==> flow/design.v <==
`timescale 1ns / 1ps
module Lowpass(input clk, input rst, input en, input [15:0] in, output [15:0] out);
	reg [15:0] ff [31:0];
	assign out = en ? ( ff[0] + ff[1] + ff[2]+ ff[3]+ ff[4]+ ff[5]+ ff[6]+ ff[7]+ ff[8]+ ff[9]+ ff[10]+ ff[11]+ ff[12]+ ff[13]+ ff[14]+
	ff[15]+ ff[16]+ ff[17]+ ff[18]+ ff[19]+ ff[20]+ ff[21]+ ff[22]+ ff[23]+ ff[24]+ ff[25]+ ff[26]+ ff[27]+ ff[28]+ ff[29]+ ff[30]+ ff[31]) >> 6 : 16'b0;
	integer i, j;
	always@(posedge clk or posedge rst) begin
		if(rst)
			for(i = 0; i < 32; i = i + 1)
				ff[i] <= 16'b0;
		else if(en) begin
			ff[0] <= in;
			for(i = 1; i < 32; i = i + 1)
				ff[i] <= ff[i-1];
		end
	end
endmodule
; ---- Tool chain data of Lowpass
; What the tools print for Lowpass, step after step.
; Line numbers count from 1 in the design file above.
; Not given: n/a
[setup]
top_module = Lowpass
clock_port = clk
cell_library = sky130hd
lib_corner = tt_025C_1v80

; ---- Elaborated design
; Counts by Yosys on the flattened word-level netlist (proc, flatten, opt, wreduce). Print and check cells are left out. Cells with the same type and inputs are merged into one.
[word_totals]
reg_bits = 512
word_cells = 64
output_inout_bits = 16
[classes]
addsub = 31
mux = 1
[ops]
columns = op, n
row1 = 16-bit adder, 31
row2 = 10-bit 2-to-1 mux, 1

; ---- Logic depth
; Depth = most cells in a row (Yosys ltp): at word level without a register or memory, in the mapped netlist without a sequential cell, where the memories' decode and read muxes count.
[logic_depth]
depth_word = 32
ABC_AREA = 0
ltp_mapped = 22

; ---- Netlist
; Source: synth_stat.txt of the flow (Yosys; design flattened, memories mapped). It holds for the ABC_AREA given above (unset counts as 0); a run with the other value may have another netlist.
; Totals and module areas in this step are rounded.
[mapped]
cells = 2418
ffs = 512
area_um2 = 30240
[by_type]
columns = cell_type, n, type_area_um2
row1 = sky130_fd_sc_hd__dfrtp_1, 512, 1.28E+04
row2 = sky130_fd_sc_hd__fa_1, 422, 8.45E+03
row3 = sky130_fd_sc_hd__mux2_2, 320, 3.6E+03
row4 = sky130_fd_sc_hd__inv_1, 566, 2.12E+03
row5 = sky130_fd_sc_hd__o21ai_0, 161, 805.773
row6 = sky130_fd_sc_hd__nand2_1, 191, 716.938
row7 = sky130_fd_sc_hd__xnor2_1, 52, 455.437
row8 = sky130_fd_sc_hd__ha_1, 29, 362.848
row9 = sky130_fd_sc_hd__clkbuf_1, 77, 289.027
row10 = sky130_fd_sc_hd__o21ai_1, 30, 150.144
row11 = sky130_fd_sc_hd__xnor3_1, 4, 90.086
row12 = sky130_fd_sc_hd__xor2_1, 7, 61.309
row13 = sky130_fd_sc_hd__and2_1, 8, 50.048
row14 = sky130_fd_sc_hd__buf_4, 6, 45.043
row15 = sky130_fd_sc_hd__a21o_1, 5, 37.536
row16 = sky130_fd_sc_hd__a21oi_1, 5, 25.024
row17 = sky130_fd_sc_hd__mux2_1, 2, 22.522
row18 = sky130_fd_sc_hd__a31oi_1, 3, 18.768
; Not listed: further types 12, cells in them 18.

; ---- Path before layout
; Source: OpenSTA report_checks on the synthesized netlist (no wires, ideal clock, input and output delay 20% of the period each), path of least setup slack; recovery checks are left aside. Register names are those of the netlist, which keeps one name where synthesis merged equal registers.
[synth_path]
path_kind = reg-to-output
from = register ff[21][2]
to = output port out[6]
required_ns = 8.000
t_first_pin_ns = 0.000
path_slack_ns = 1.900
stages = 23
period_ns = 10.0
t_arrival_ns = 6.100
delay_ns = 6.100
period_less_setup_slack_ns = 8.1
; "delay_ns" = arrival - input delay + setup time.
; A path that ends at an output port has no setup time.
; "stages" counts driving pins, that of a launching flip-flop among them; a cell with two outputs on the path counts twice.
; "period_less_setup_slack_ns" = period - worst setup slack (recovery checks aside). The figure is calculated, with input and output delays left at 20% of the set period.
; The rows between start and end are the longest chain of elaborated cells between them; the timing report does not say that the signal goes this way. Where chains are equally long, one stands for them.
; A line is the first line of the expression or statement that the cell stems from. Yosys adds cells for indexed reads and writes and turns some case tables into memories.
[synth_between]
cell_sequence = sky130_fd_sc_hd__dfrtp_1 > sky130_fd_sc_hd__inv_1 > sky130_fd_sc_hd__fa_1 > sky130_fd_sc_hd__inv_1 > sky130_fd_sc_hd__fa_1 > sky130_fd_sc_hd__inv_1 > sky130_fd_sc_hd__fa_1 > sky130_fd_sc_hd__fa_1 > sky130_fd_sc_hd__inv_1 > sky130_fd_sc_hd__fa_1 > sky130_fd_sc_hd__fa_1 > sky130_fd_sc_hd__inv_1 > sky130_fd_sc_hd__fa_1 > sky130_fd_sc_hd__inv_1 > sky130_fd_sc_hd__fa_1 > sky130_fd_sc_hd__ha_1 > sky130_fd_sc_hd__a41oi_1 > sky130_fd_sc_hd__o21ai_1 > sky130_fd_sc_hd__and2_1 > sky130_fd_sc_hd__a221o_1 > sky130_fd_sc_hd__a31oi_1 > sky130_fd_sc_hd__xnor2_1 > sky130_fd_sc_hd__and2_1
elab_chain_len = 12
cells_between = 12
cone_classes = add/sub (11); mux (1)
[synth_rtl]
columns = element, line_no
row1 = "start, declared", 3  ; reg [15:0] ff [31:0];
row2 = "start, assigned", 10  ; ff[i] <= 16'b0;
row3 = "start, assigned", 14  ; ff[i] <= ff[i-1];
row4 = 16-bit adder (11 in a row), 4  ; assign out = en ? ( ff[0] + ff[1] + ff[2]+ ff[3]+ ff[4]+ ff[5]+ ff[6]+ ff[7]+ ff[8]+ ff[9]+ ff[10]+ ff[11]+ ff ...
row5 = 10-bit 2-to-1 mux, 4
row6 = "end, declared", 2  ; module Lowpass(input clk, input rst, input en, input [15:0] in, output [15:0] out);

; ---- Worst path after layout
; From the final timing report of run 1: the path of least setup slack in the routed layout; clock arrival at registers is part of the times.
[layout_path]
path_kind = reg-to-output
from = register ff[26][5]
to = output port out[8]
t_first_pin_ns = 0.65
stages = 23
path_slack_ns = -1.50
period_ns = 7.65
t_arrival_ns = 7.62
required_ns = 6.12
; The rows between start and end are the longest chain of elaborated cells between them; the timing report does not say that the signal goes this way. Where chains are equally long, one stands for them.
[layout_between]
cell_sequence = sky130_fd_sc_hd__dfrtp_2 > sky130_fd_sc_hd__inv_2 > sky130_fd_sc_hd__fa_1 > sky130_fd_sc_hd__inv_2 > sky130_fd_sc_hd__fa_1 > sky130_fd_sc_hd__fa_1 > sky130_fd_sc_hd__inv_2 > sky130_fd_sc_hd__fa_2 > sky130_fd_sc_hd__inv_2 > sky130_fd_sc_hd__fa_1 > sky130_fd_sc_hd__fa_1 > sky130_fd_sc_hd__fa_1 > sky130_fd_sc_hd__fa_1 > sky130_fd_sc_hd__ha_4 > sky130_fd_sc_hd__a21oi_2 > sky130_fd_sc_hd__o21ai_2 > sky130_fd_sc_hd__and2_4 > sky130_fd_sc_hd__a221o_2 > sky130_fd_sc_hd__buf_6 > sky130_fd_sc_hd__a31oi_4 > sky130_fd_sc_hd__xnor2_1 > sky130_fd_sc_hd__and2_1 > sky130_fd_sc_hd__buf_2
elab_chain_len = 7
cells_between = 7
cone_classes = add/sub (6); mux (1)
[layout_rtl]
columns = element, line_no
row1 = "start, declared", 3  ; reg [15:0] ff [31:0];
row2 = "start, assigned", 10  ; ff[i] <= 16'b0;
row3 = "start, assigned", 14  ; ff[i] <= ff[i-1];
row4 = 16-bit adder (6 in a row), 4  ; assign out = en ? ( ff[0] + ff[1] + ff[2]+ ff[3]+ ff[4]+ ff[5]+ ff[6]+ ff[7]+ ff[8]+ ff[9]+ ff[10]+ ff[11]+ ff ...
row5 = 10-bit 2-to-1 mux, 4
row6 = "end, declared", 2  ; module Lowpass(input clk, input rst, input en, input [15:0] in, output [15:0] out);

==> results <==
Measured results for Lowpass: 2 stored runs of the Yosys and OpenROAD flow on sky130hd. The settings differ; the order carries no meaning. The constraints put input and output delay at 20% of the set period each and load the outputs with 0.01 pF.
By "achieved_clock_period_ns" is meant the clock period of the run minus its worst setup slack. This is arithmetic on one report: input and output delays are still those of the set period (20% each).
Measured values are rounded.

# run 1
==> flow/run.sh <==
#!/bin/bash
# the make line also repeats the synthesis and layout settings of config.mk as NAME=value (left out here)
make -C /OpenROAD-flow-scripts/flow DESIGN_CONFIG=/design/flow/config.mk WORK_HOME=/design/flow/orfs CLKGATE_MAP_FILE= finish
==> flow/config.mk <==
export PLATFORM = sky130hd
export DESIGN_NAME = Lowpass
export DESIGN_NICKNAME = Lowpass
export VERILOG_FILES = /design/flow/design.v
export SDC_FILE = /design/flow/constraint.sdc
export NUM_CORES = 4
export LEC_CHECK = 0
export CAP_MARGIN = 20
export CELL_PAD_IN_SITES_DETAIL_PLACEMENT = 2
export CORE_ASPECT_RATIO = 0.94
export CORE_MARGIN = 5
export CORE_UTILIZATION = 40
export GPL_ROUTABILITY_DRIVEN = 0
export GPL_TIMING_DRIVEN = 1
export MAX_ROUTING_LAYER = met4
export MIN_ROUTING_LAYER = met2
export SLEW_MARGIN = 30
export TNS_END_PERCENT = 35
==> flow/constraint.sdc <==
create_clock -name core_clock -period 7.65 [get_ports {clk}]
set_input_delay 1.5300 -clock core_clock [delete_from_list [all_inputs] [get_ports {clk}]]
set_output_delay 1.5300 -clock core_clock [all_outputs]
set_load 0.01 [all_outputs]

==> run 1: results <==
yosys.chip_area_um2=30240
die_um2=81200
utilization_pct=47.9
worst_setup_slack_ns=-1.498
total_negative_slack_ns=-13.57
hold_worst_slack_ns=0.511
achieved_clock_period_ns=9.148

# run 2
==> flow/run.sh <==
#!/bin/bash
# the make line also repeats the synthesis and layout settings of config.mk as NAME=value (left out here)
make -C /OpenROAD-flow-scripts/flow DESIGN_CONFIG=/design/flow/config.mk WORK_HOME=/design/flow/orfs CLKGATE_MAP_FILE= finish
==> flow/config.mk <==
export PLATFORM = sky130hd
export DESIGN_NAME = Lowpass
export DESIGN_NICKNAME = Lowpass
export VERILOG_FILES = /design/flow/design.v
export SDC_FILE = /design/flow/constraint.sdc
export NUM_CORES = 4
export LEC_CHECK = 0
export CAP_MARGIN = 35
export CELL_PAD_IN_SITES_GLOBAL_PLACEMENT = 1
export CORE_MARGIN = 2
export CORE_UTILIZATION = 40
export HOLD_SLACK_MARGIN = -0.07
export PLACE_DENSITY_LB_ADDON = 0.28
export SLEW_MARGIN = 40
==> flow/constraint.sdc <==
create_clock -name core_clock -period 8.24 [get_ports {clk}]
set_input_delay 1.6480 -clock core_clock [delete_from_list [all_inputs] [get_ports {clk}]]
set_output_delay 1.6480 -clock core_clock [all_outputs]
set_load 0.01 [all_outputs]

==> run 2: results <==
yosys.chip_area_um2=30240
die_um2=77810
utilization_pct=46.2
worst_setup_slack_ns=-0.411
total_negative_slack_ns=-3.182
hold_worst_slack_ns=0.477
achieved_clock_period_ns=8.651
